==> flow/design.v <==
module axi_gpio #(
    parameter int N_GPIOS = 32,
    parameter int AXI_ADDR_WIDTH = 12,
    parameter int AXI_DATA_WIDTH = 32
)(
   input aclk,
   input aresetn, 
   input  logic [N_GPIOS-1:0] gpio_in_raw ,
   output logic [N_GPIOS-1:0] gpio_out,
   output logic irq,  
   output logic arready,
   input logic [AXI_ADDR_WIDTH-1:0] araddr,
   input logic arvalid,
   output logic [AXI_DATA_WIDTH-1:0] rdata,
   output logic [1:0] rresp,
   output logic rvalid,
   input logic rready,
   input logic wvalid,
   output logic wready,
   input logic [AXI_DATA_WIDTH-1:0] wdata,
   input logic [AXI_DATA_WIDTH/8-1:0] wstrb,
   input logic bready,
   output logic bvalid,
   output logic [1:0] bresp,
   output logic awready,
   input logic [AXI_ADDR_WIDTH-1:0] awaddr,
   input logic awvalid
);
  localparam logic [31:0] VERSION = 32'h0001_0000;
  localparam int WORD_IDX_W = (AXI_ADDR_WIDTH >= 2) ? (AXI_ADDR_WIDTH-2) : 1;
  localparam logic [WORD_IDX_W-1:0] VERSION_WORD = 'h0B;  
  localparam logic [WORD_IDX_W-1:0] SCRATCH_WORD = 'h0C;  
  localparam logic [WORD_IDX_W-1:0] DIR_WORD       = 'h000;  
  localparam logic [WORD_IDX_W-1:0] OUT_WORD       = 'h001;  
  localparam logic [WORD_IDX_W-1:0] OUT_SET_WORD   = 'h002;  
  localparam logic [WORD_IDX_W-1:0] OUT_CLR_WORD   = 'h003;  
  localparam logic [WORD_IDX_W-1:0] IN_WORD        = 'h004;  
  localparam logic [WORD_IDX_W-1:0] IRQ_MASK_WORD  = 'h005;  
  localparam logic [WORD_IDX_W-1:0] IRQ_STATUS_WORD= 'h006;  
  localparam logic [WORD_IDX_W-1:0] IRQ_CLEAR_WORD = 'h007;  
  localparam logic [WORD_IDX_W-1:0] EDGE_EN_WORD   = 'h008;  
  localparam logic [WORD_IDX_W-1:0] EDGE_POL_WORD  = 'h009;  
  localparam logic [WORD_IDX_W-1:0] LVL_POL_WORD   = 'h00A;  
  localparam logic [WORD_IDX_W-1:0] DEBOUNCE_WORD  = 'h00D;  
  logic [AXI_DATA_WIDTH-1:0] scratch_q;  
  logic [N_GPIOS-1:0] dir_q, out_q;
  logic [N_GPIOS-1:0] in_meta, in_sync;  
  logic [N_GPIOS-1:0] clr_mask, clr_mask_next;
  logic [N_GPIOS-1:0] irq_mask_q, irq_status_q, edge_en_q, edge_pol_q, lvl_pol_q;
  logic [7:0]         debounce_cfg_q;             
  logic [N_GPIOS-1:0] in_db_q, in_db_d;          
  logic [AXI_ADDR_WIDTH-1:0] araddr_q;
  logic [AXI_ADDR_WIDTH-1:0] awaddr_q;
  logic [AXI_DATA_WIDTH-1:0] wdata_q;
  logic [AXI_DATA_WIDTH/8-1:0] wstrb_q;
  logic                  ar_hs;  
  assign ar_hs         = arvalid & arready;
  function automatic logic [AXI_DATA_WIDTH-1:0] apply_wstrb(
    input logic [AXI_DATA_WIDTH-1:0] cur,
    input logic [AXI_DATA_WIDTH-1:0] wdata_i,
    input logic [AXI_DATA_WIDTH/8-1:0] wstrb_i
);
logic [AXI_DATA_WIDTH-1:0] mask;
mask = { {8{wstrb_i[3]}}, {8{wstrb_i[2]}}, {8{wstrb_i[1]}}, {8{wstrb_i[0]}} };
apply_wstrb = (cur & ~mask) | (wdata_i & mask);
  endfunction
function automatic [N_GPIOS-1:0] apply_wstrb_to_gpio(
  input [N_GPIOS-1:0]            prev,
  input [AXI_DATA_WIDTH-1:0]     wdata_i,
  input [AXI_DATA_WIDTH/8-1:0]   wstrb_i
);
  logic [AXI_DATA_WIDTH-1:0] prev_ext, nxt_ext;
  prev_ext                 = '0;
  prev_ext[N_GPIOS-1:0]    = prev;
  nxt_ext                  = apply_wstrb(prev_ext, wdata_i, wstrb_i);
  apply_wstrb_to_gpio = nxt_ext[N_GPIOS-1:0];
endfunction
function automatic [N_GPIOS-1:0] w1_mask_gpio(
  input [AXI_DATA_WIDTH-1:0]     wdata_i,
  input [AXI_DATA_WIDTH/8-1:0]   wstrb_i
);
  logic [AXI_DATA_WIDTH-1:0] strobe_mask;
  logic [AXI_DATA_WIDTH-1:0] masked;
  strobe_mask = '0;
  for (int b = 0; b < AXI_DATA_WIDTH/8; b++)
    strobe_mask[8*b +: 8] = {8{wstrb_i[b]}};
    masked = wdata_i & strobe_mask;
  w1_mask_gpio = masked[N_GPIOS-1:0];
endfunction
always_ff @(posedge aclk or negedge aresetn) begin
  if (!aresetn) begin
    in_meta <= '0;
    in_sync <= '0;
  end else begin
    in_meta <= gpio_in_raw;  
    in_sync <= in_meta;      
  end
end
logic [7:0] db_cnt   [0:N_GPIOS-1];  
always_ff @(posedge aclk or negedge aresetn) begin
  if (!aresetn) begin
    for (int i=0;i<N_GPIOS;i++) begin
      db_cnt[i] <= '0;
    end
    in_db_q <= '0;
  end else begin
    if (debounce_cfg_q == 8'd0) begin
      in_db_q <= in_sync;
      for (int i=0;i<N_GPIOS;i++) db_cnt[i] <= '0;
    end else begin
      for (int i=0;i<N_GPIOS;i++) begin
        if (in_sync[i] == in_db_q[i]) begin
          db_cnt[i] <= '0;  
        end else begin
          db_cnt[i] <= db_cnt[i] + 8'd1;
          if (db_cnt[i] >= debounce_cfg_q) begin
            in_db_q[i] <= in_sync[i];  
            db_cnt[i]  <= '0;
          end
        end
      end
    end
  end
end
always_ff @(posedge aclk or negedge aresetn) begin
  if (!aresetn) in_db_d <= '0;
  else          in_db_d <= in_db_q;
end
wire [N_GPIOS-1:0] rise =  in_db_q & ~in_db_d;
wire [N_GPIOS-1:0] fall = ~in_db_q &  in_db_d;
wire [N_GPIOS-1:0] edge_evt  = ((edge_pol_q & rise) | (~edge_pol_q & fall)) & edge_en_q;
wire [N_GPIOS-1:0] level_evt = (in_db_q    ^ ~lvl_pol_q) & ~edge_en_q;
wire [N_GPIOS-1:0] new_events = edge_evt | level_evt;
always_ff @(posedge aclk or negedge aresetn) begin
  if (!aresetn) begin
    irq_status_q <= '0;
  end else begin
    irq_status_q <= (irq_status_q | new_events) & ~clr_mask;
  end
end
assign irq = |(irq_status_q & irq_mask_q);
    logic aw_hs, w_hs;
    assign aw_hs = awvalid && awready;
    assign w_hs = wvalid && wready;
    always_ff @(posedge aclk or negedge aresetn)begin
        if(!aresetn)begin
            awready <= 1'b1;
            bvalid <= 1'b0;
            bresp <= 2'b00;
            wready <= 1'b1;
            awaddr_q <= '0;
            wdata_q <= '0;
            wstrb_q <= '0;
            scratch_q <= '0;
            irq_mask_q     <= '0;
            edge_en_q      <= '0;             
            edge_pol_q     <= {N_GPIOS{1'b1}};   
            lvl_pol_q      <= {N_GPIOS{1'b1}};   
            debounce_cfg_q <= 8'd0;           
            clr_mask_next <= '0;
            dir_q <= '0;
            out_q <= '0;
        end else begin
            if(awready && awvalid)begin 
                awready <= 1'b0;     
                awaddr_q <= awaddr;  
            end
            if(wready && wvalid) begin
                wready <= 1'b0;
                wdata_q <= wdata;
                wstrb_q <= wstrb;
            end
            clr_mask_next <= '0;
            if (!bvalid && !awready && !wready)begin  
                unique case (awaddr_q[AXI_ADDR_WIDTH-1:2])
                    DIR_WORD: dir_q <= apply_wstrb_to_gpio(dir_q,wdata_q,wstrb_q);
                    OUT_WORD: out_q <= apply_wstrb_to_gpio(out_q,wdata_q,wstrb_q);
                    OUT_SET_WORD: begin  
                        out_q <= out_q | w1_mask_gpio(wdata_q, wstrb_q);
                    end
                    OUT_CLR_WORD: begin  
                        out_q <= out_q & ~w1_mask_gpio(wdata_q, wstrb_q);
                    end
                    SCRATCH_WORD: scratch_q <= apply_wstrb(scratch_q, wdata_q, wstrb_q);
                    IRQ_MASK_WORD:  irq_mask_q  <= apply_wstrb_to_gpio(irq_mask_q,  wdata_q, wstrb_q);
                    EDGE_EN_WORD:   edge_en_q   <= apply_wstrb_to_gpio(edge_en_q,   wdata_q, wstrb_q);
                    EDGE_POL_WORD:  edge_pol_q  <= apply_wstrb_to_gpio(edge_pol_q,  wdata_q, wstrb_q);
                    LVL_POL_WORD:   lvl_pol_q   <= apply_wstrb_to_gpio(lvl_pol_q,   wdata_q, wstrb_q);
                    IRQ_CLEAR_WORD: begin
                      clr_mask_next <= w1_mask_gpio(wdata_q, wstrb_q);
                    end
                     DEBOUNCE_WORD: begin
                        if (wstrb_q[0]) debounce_cfg_q <= wdata_q[7:0];
                      end
                    default: ;
                endcase       
                bvalid <= 1'b1;
                bresp <= 2'b00;  
        end
            if(bvalid && bready)begin
                bvalid <= 1'b0;
                awready <= 1'b1;
                wready <= 1'b1;
        end
        end
    end
always_ff @(posedge aclk or negedge aresetn) begin
  if (!aresetn) clr_mask <= '0;
  else          clr_mask <= clr_mask_next;
end
  always_ff @(posedge aclk or negedge aresetn)begin
    if(!aresetn) begin
        arready <= 1'b1;
        rvalid <= 1'b0;
        rdata <= '0;
        rresp <= 2'b00;  
    end
    else begin
        if(arready && arvalid) begin
            araddr_q <= araddr;
            arready <= 1'b0;
            rvalid <= 1'b1;
            unique case (araddr[AXI_ADDR_WIDTH-1:2])
                DIR_WORD:      rdata <= {{(AXI_DATA_WIDTH-N_GPIOS){1'b0}}, dir_q};  
                OUT_WORD:      rdata <= {{(AXI_DATA_WIDTH-N_GPIOS){1'b0}}, out_q};
                OUT_SET_WORD:  rdata <= {{(AXI_DATA_WIDTH-N_GPIOS){1'b0}}, out_q};  
                OUT_CLR_WORD:  rdata <= {{(AXI_DATA_WIDTH-N_GPIOS){1'b0}}, out_q};  
                IN_WORD:         rdata <= {{(AXI_DATA_WIDTH-N_GPIOS){1'b0}}, in_db_q};  
                IRQ_MASK_WORD:   rdata <= {{(AXI_DATA_WIDTH-N_GPIOS){1'b0}}, irq_mask_q};
                IRQ_STATUS_WORD: rdata <= {{(AXI_DATA_WIDTH-N_GPIOS){1'b0}}, irq_status_q};
                EDGE_EN_WORD:    rdata <= {{(AXI_DATA_WIDTH-N_GPIOS){1'b0}}, edge_en_q};
                EDGE_POL_WORD:   rdata <= {{(AXI_DATA_WIDTH-N_GPIOS){1'b0}}, edge_pol_q};
                LVL_POL_WORD:    rdata <= {{(AXI_DATA_WIDTH-N_GPIOS){1'b0}}, lvl_pol_q};
                DEBOUNCE_WORD:   rdata <= {{(AXI_DATA_WIDTH-8){1'b0}}, debounce_cfg_q};
                VERSION_WORD: rdata <= VERSION;  
                SCRATCH_WORD: rdata <= scratch_q;
                default: rdata <='0;
            endcase
            rresp <= 2'b00;
        end
        if(rvalid && rready)begin
            rvalid <= 1'b0;
            arready <= 1'b1;
        end
        end
    end
    assign gpio_out = out_q & dir_q;
endmodule
# From RTL to reports: axi_gpio
# Each step is given for the RTL above and for the edited RTL.
# Lines under "before" count in the file above, lines under "after" in the edited file.
# "delta" is "after" less "before", of the values as shown; "change_rel_pct" is that difference over "before", in percent.
# A cell with - has no value.
[inputs]
design = "axi_gpio"
clock = "aclk"
library = "sky130hd"
lib_corner = "tt_025C_1v80"

# Edit of the RTL
# Unified diff, file above to edited file.
# The edited RTL no longer does the same as the RTL above: the edit was made by script, with no optimisation intended.
# begin of diff
@@ -12,5 +12,5 @@
    input logic [AXI_ADDR_WIDTH-1:0] araddr,
    input logic arvalid,
-   output logic [AXI_DATA_WIDTH-1:0] rdata,
+   output logic [AXI_DATA_WIDTH-1:0] rdata_pin,
    output logic [1:0] rresp,
    output logic rvalid,
@@ -27,4 +27,6 @@
    input logic awvalid
 );
+  logic [AXI_DATA_WIDTH-1:0] rdata;
+  always_ff @(posedge aclk) rdata_pin <= rdata;
   localparam logic [31:0] VERSION = 32'h0001_0000;
   localparam int WORD_IDX_W = (AXI_ADDR_WIDTH >= 2) ? (AXI_ADDR_WIDTH-2) : 1;
# end of diff

# Elaborated design
# Yosys after proc, flatten, opt, wreduce and memory -nomap, before mapping. Print and check cells are not counted. Equal cells are merged and count once.
[bits]
columns = ["item", "before", "after", "delta", "change_rel_pct"]
rows = [
  ["register_bits", 797, 829, 32, 4.02],
  ["wordCells", 573, 574, 1, 0.17],
]
[classes]
columns = ["item", "before", "after", "delta", "change_rel_pct"]
rows = [
  ["add_sub_neg", 32, 32, 0, 0.00],
  ["n_cmp", 32, 32, 0, 0.00],
  ["eq_ne", 86, 86, 0, 0.00],
  ["muxes", 206, 206, 0, 0.00],
  ["logic", 38, 38, 0, 0.00],
  ["n_reduce_logical", 92, 92, 0, 0.00],
]
[op_table]
columns = ["operator", "before", "after", "delta", "change_rel_pct"]
rows = [
  ["1-bit two-way mux", 106, 106, 0, 0.00],
  ["8-bit two-way mux", 96, 96, 0, 0.00],
  ["2-bit AND reduction", 39, 39, 0, 0.00],
  ["2-bit nonzero test", 36, 36, 0, 0.00],
  ["8-bit by 1-bit adder with 8-bit output with constant B", 32, 32, 0, 0.00],
  ["1-bit equality test", 32, 32, 0, 0.00],
  ["8-bit greater-or-equal comparator", 32, 32, 0, 0.00],
  ["2-bit inequality test with constant B", 32, 32, 0, 0.00],
  ["32-bit AND", 18, 18, 0, 0.00],
  ["10-bit by 4-bit equality test with 1-bit output with constant B", 11, 11, 0, 0.00],
  ["32-bit bitwise OR", 11, 11, 0, 0.00],
  ["32-bit inverter", 8, 8, 0, 0.00],
  ["1-bit logical AND", 7, 7, 0, 0.00],
  ["10-bit by 3-bit equality test with 1-bit output with constant B", 5, 5, 0, 0.00],
  ["10-bit by 2-bit equality test with 1-bit output with constant B", 4, 4, 0, 0.00],
  ["1-bit logical NOT", 3, 3, 0, 0.00],
  ["10-bit by 1-bit equality test with 1-bit output with constant B", 2, 2, 0, 0.00],
  ["10-bit logical NOT", 2, 2, 0, 0.00],
  ["32-bit two-way mux", 2, 2, 0, 0.00],
  ["8-bit logical NOT", 1, 1, 0, 0.00],
  ["32-bit parallel mux with 11-bit select", 1, 1, 0, 0.00],
  ["32-bit parallel mux with 3-bit select", 1, 1, 0, 0.00],
  ["3-bit AND reduction", 1, 1, 0, 0.00],
  ["3-bit nonzero test", 1, 1, 0, 0.00],
  ["3-bit OR reduction", 1, 1, 0, 0.00],
  ["32-bit OR reduction", 1, 1, 0, 0.00],
  ["32-bit XOR", 1, 1, 0, 0.00],
]

# Depth
# Yosys ltp: most cells in a row. Word level: on the elaborated netlist, between registers, memories and ports. Mapped: between sequential cells and ports; inverters and the memories' decode and read muxes count.
[logic_depth]
columns = ["item", "before", "after", "delta", "change_rel_pct"]
rows = [
  ["word_depth", 8, 8, 0, 0.00],
  ["ABC_AREA", "0", "0", "-", "-"],
  ["ltp_mapped", 8, 8, 0, 0.00],
  ["ltp_nobuf", 7, 7, 0, 0.00],
]

# Netlist
# Source: synth_stat.txt of the flow (Yosys; design flattened, memories mapped). It holds for the ABC_AREA given above (unset counts as 0); a run with the other value may have another netlist.
[by_type]
columns = ["cell_type", "before", "after", "delta", "change_rel_pct"]
rows = [
  ["sky130_fd_sc_hd__inv_1", 101, 147, 46, 45.54],
  ["sky130_fd_sc_hd__o211ai_1", 0, 43, 43, "-"],
  ["sky130_fd_sc_hd__o21ai_0", 139, 181, 42, 30.22],
  ["sky130_fd_sc_hd__and3_1", 131, 91, -40, -30.53],
  ["sky130_fd_sc_hd__a21oi_1", 102, 140, 38, 37.25],
  ["sky130_fd_sc_hd__nor2b_1", 42, 5, -37, -88.10],
  ["sky130_fd_sc_hd__nor3_1", 71, 38, -33, -46.48],
  ["sky130_fd_sc_hd__nand2_1", 138, 170, 32, 23.19],
  ["sky130_fd_sc_hd__a2111oi_0", 33, 1, -32, -96.97],
  ["sky130_fd_sc_hd__dfxtp_1", 0, 32, 32, "-"],
  ["sky130_fd_sc_hd__nand3b_1", 32, 1, -31, -96.88],
  ["sky130_fd_sc_hd__a22o_1", 31, 11, -20, -64.52],
  ["sky130_fd_sc_hd__nor2_1", 384, 401, 17, 4.43],
  ["sky130_fd_sc_hd__a32oi_1", 2, 15, 13, 650.00],
  ["sky130_fd_sc_hd__buf_2", 26, 14, -12, -46.15],
  ["sky130_fd_sc_hd__buf_1", 26, 37, 11, 42.31],
  ["sky130_fd_sc_hd__nor2_2", 12, 1, -11, -91.67],
  ["sky130_fd_sc_hd__mux2i_1", 63, 54, -9, -14.29],
]
# Not every row of either side is listed.
[mapped]
columns = ["item", "before", "after", "delta", "change_rel_pct"]
rows = [
  ["cells", 3537, 3579, 42, 1.19],
  ["area_mm2", 0.0393577, 0.0397644, 0.0004067, 1.03],
  ["seq_area_mm2", 0.0199779, 0.0206185, 0.0006406, 3.21],
  ["flip_flops", 795, 827, 32, 4.03],
  ["n_buf", 115, 109, -6, -5.22],
]

# Worst setup path after synthesis
# Source: OpenSTA report_checks on the synthesized netlist (no wires, ideal clock, input and output delay 20% of the period each), path of least setup slack; recovery checks are left aside. Register names are those of the netlist, which keeps one name where synthesis merged equal registers.
[synth_path]
columns = ["item", "before", "after", "delta", "change_rel_pct"]
rows = [
  ["kind", "input -> register", "input -> register", "-", "-"],
  ["startpoint", "input araddr[7]", "input araddr[7]", "-", "-"],
  ["endpoint", "register rdata[19]", "register rdata[25]", "-", "-"],
  ["period_ns", 5.0, 5.0, 0.0, 0.00],
  ["launch_ns", 1.000, 1.000, 0.000, 0.00],
  ["arrival_ns", 2.507, 2.587, 0.080, 3.19],
  ["slack_ns", 2.411, 2.328, -0.083, "-"],
  ["delay_ns", 1.589, 1.673, 0.084, 5.29],
  ["driving_pins", 6, 5, -1, -16.67],
  ["path_buffers", 1, 1, 0, 0.00],
  ["synth_period_reached_ns", 2.589, 2.672, 0.083, 3.21],
]
# "delay_ns" is the arrival time less input delay plus setup time.
# "driving_pins" counts driving pins, that of a launching flip-flop among them; a cell with two outputs on the path counts twice.
# "synth_period_reached_ns" = period - worst setup slack (recovery checks aside). The figure is calculated, with input and output delays left at 20% of the set period.
# Between the ends stands the longest chain of elaborated cells between them, by number of cells; it is not shown to be the way that was timed. Of several equally long chains one is given.
# A line is the first line of the expression or statement that the cell stems from. Yosys adds cells for indexed reads and writes and turns some case tables into memories.
# A register here has more assigning lines than the two given.
[synth_via_before]
cell_sequence = "sky130_fd_sc_hd__or4_4 > sky130_fd_sc_hd__or3_4 > sky130_fd_sc_hd__nor3_4 > sky130_fd_sc_hd__buf_6 > sky130_fd_sc_hd__a21oi_1 > sky130_fd_sc_hd__a31oi_1"
elab_chain_len = 3
[synth_lines_before]
columns = ["item", "line", "rtl"]
rows = [
  ["start, declared", 12, "input logic [AXI_ADDR_WIDTH-1:0] araddr,"],
  ["10-bit by 2-bit equality test with 1-bit output", 223, "unique case (araddr[AXI_ADDR_WIDTH-1:2])"],
  ["3-bit OR reduction", "-", ""],
  ["32-bit parallel mux with 11-bit select", 223, ""],
  ["end, assigned", 224, "DIR_WORD:      rdata <= {{(AXI_DATA_WIDTH-N_GPIOS){1'b0}}, dir_q};"],
  ["end, assigned", 225, "OUT_WORD:      rdata <= {{(AXI_DATA_WIDTH-N_GPIOS){1'b0}}, out_q};"],
  ["end, declared", 14, "output logic [AXI_DATA_WIDTH-1:0] rdata,"],
]
[synth_via_after]
cell_sequence = "sky130_fd_sc_hd__or4_1 > sky130_fd_sc_hd__or4_1 > sky130_fd_sc_hd__buf_2 > sky130_fd_sc_hd__o221a_2 > sky130_fd_sc_hd__a32oi_1"
elab_chain_len = 3
[synth_lines_after]
columns = ["item", "line", "rtl"]
rows = [
  ["start, declared", 12, "input logic [AXI_ADDR_WIDTH-1:0] araddr,"],
  ["10-bit by 2-bit equality test with 1-bit output", 225, "unique case (araddr[AXI_ADDR_WIDTH-1:2])"],
  ["3-bit OR reduction", "-", ""],
  ["32-bit parallel mux with 11-bit select", 225, ""],
  ["end, assigned", 226, "DIR_WORD:      rdata <= {{(AXI_DATA_WIDTH-N_GPIOS){1'b0}}, dir_q};"],
  ["end, assigned", 227, "OUT_WORD:      rdata <= {{(AXI_DATA_WIDTH-N_GPIOS){1'b0}}, out_q};"],
  ["end, declared", 29, "logic [AXI_DATA_WIDTH-1:0] rdata;"],
]

# Worst path after layout
# Path of least setup slack in the final report of each run of set A (OpenROAD, finished layout, wires in). Where an end is a register, its clock arrival counts in the times.
[layout_path]
columns = ["item", "before", "after", "delta", "change_rel_pct"]
rows = [
  ["kind", "register -> output", "register -> output", "-", "-"],
  ["startpoint", "register irq_status_q[9]", "register irq_status_q[13]", "-", "-"],
  ["endpoint", "output irq", "output irq", "-", "-"],
  ["period_ns", 5.0, 5.0, 0.0, 0.00],
  ["output_delay_ns", 1.00, 1.00, 0.00, 0.00],
  ["launch_ns", 0.65, 0.65, 0.00, 0.00],
  ["arrival_ns", 2.83, 2.81, -0.02, -0.71],
  ["slack_ns", 1.17, 1.19, 0.02, "-"],
  ["driving_pins", 5, 5, 0, 0.00],
  ["path_buffers", 1, 1, 0, 0.00],
]
# Between the ends stands the longest chain of elaborated cells between them, by number of cells; it is not shown to be the way that was timed. Of several equally long chains one is given.
[layout_via_before]
cell_sequence = "sky130_fd_sc_hd__dfrtp_1 > sky130_fd_sc_hd__a22oi_1 > sky130_fd_sc_hd__nand4_1 > sky130_fd_sc_hd__or4_1 > sky130_fd_sc_hd__clkdlybuf4s50_1"
elab_chain_len = 2
[layout_lines_before]
columns = ["item", "line", "rtl"]
rows = [
  ["start, declared", 49, "logic [N_GPIOS-1:0] irq_mask_q, irq_status_q, edge_en_q, edge_pol_q, lvl_pol_q;"],
  ["start, assigned", 136, "irq_status_q <= '0;"],
  ["start, assigned", 138, "irq_status_q <= (irq_status_q | new_events) & ~clr_mask;"],
  ["32-bit AND", 141, "assign irq = |(irq_status_q & irq_mask_q);"],
  ["32-bit OR reduction", 141, ""],
  ["end, declared", 10, "output logic irq,"],
]
[layout_via_after]
cell_sequence = "sky130_fd_sc_hd__dfrtp_1 > sky130_fd_sc_hd__a22oi_1 > sky130_fd_sc_hd__nand4_1 > sky130_fd_sc_hd__or4_1 > sky130_fd_sc_hd__clkdlybuf4s50_1"
elab_chain_len = 2
[layout_lines_after]
columns = ["item", "line", "rtl"]
rows = [
  ["start, declared", 51, "logic [N_GPIOS-1:0] irq_mask_q, irq_status_q, edge_en_q, edge_pol_q, lvl_pol_q;"],
  ["start, assigned", 138, "irq_status_q <= '0;"],
  ["start, assigned", 140, "irq_status_q <= (irq_status_q | new_events) & ~clr_mask;"],
  ["32-bit AND", 143, "assign irq = |(irq_status_q & irq_mask_q);"],
  ["32-bit OR reduction", 143, ""],
  ["end, declared", 10, "output logic irq,"],
]

# Flow runs
# Runs of the flow (Yosys, OpenROAD) on both versions; the two runs of a pair have the same settings. The constraints put input and output delay at 20% of the set period each and load the outputs with 0.01 pF.
[settings_set_A]
CORE_UTILIZATION = 40
period_ns = 5.0
CAP_MARGIN = 20
CORE_MARGIN = 2
SLEW_MARGIN = 20
[results_set_A]
columns = ["item", "before", "after", "delta", "change_rel_pct"]
rows = [
  ["synth_area_mm2", 0.0393577, 0.0397644, 0.0004067, 1.03],
  ["dieArea_mm2", 0.100921, 0.101949, 0.001028, 1.02],
  ["finish.stdcell_area_mm2", 0.045665, 0.0463019, 0.0006369, 1.39],
  ["finalUtil_pct", 46.6, 47.0, 0.4, "-"],
  ["setup_worst_slack_ns", 1.175, 1.191, 0.016, "-"],
  ["setup_tns_ns", 0.000, 0.000, 0.000, "-"],
  ["fin_hold_ws_ns", 0.344, 0.342, -0.002, "-"],
  ["final_power_mw", 16.068, 16.660, 0.592, 3.68],
  ["achieved_period_ns", 3.825, 3.809, -0.016, -0.42],
]
[settings_set_B]
ABC_AREA = 1
CELL_PAD_IN_SITES_GLOBAL_PLACEMENT = 3
CORE_ASPECT_RATIO = 0.77
CORE_UTILIZATION = 36
HOLD_SLACK_MARGIN = 0.22
period_ns = 3.27
CAP_MARGIN = 20
CORE_MARGIN = 2
SLEW_MARGIN = 20
[results_set_B]
columns = ["item", "before", "after", "delta", "change_rel_pct"]
rows = [
  ["synth_area_mm2", 0.0405251, 0.041222, 0.0006969, 1.72],
  ["dieArea_mm2", 0.115292, 0.117252, 0.001960, 1.70],
  ["finish.stdcell_area_mm2", 0.0478647, 0.0490233, 0.0011586, 2.42],
  ["finalUtil_pct", 43.1, 43.3, 0.2, "-"],
  ["setup_worst_slack_ns", 0.156, 0.417, 0.261, "-"],
  ["setup_tns_ns", 0.000, 0.000, 0.000, "-"],
  ["fin_hold_ws_ns", 0.343, 0.334, -0.009, "-"],
  ["final_power_mw", 26.853, 28.599, 1.746, 6.50],
  ["achieved_period_ns", 3.114, 2.853, -0.261, -8.38],
]
# "achieved_period_ns" = clock period - worst setup slack. The figure is calculated, with input and output delays left at 20% of the set period.
# "final_power_mw": no workload was simulated; the value follows from the tool's default switching activity.
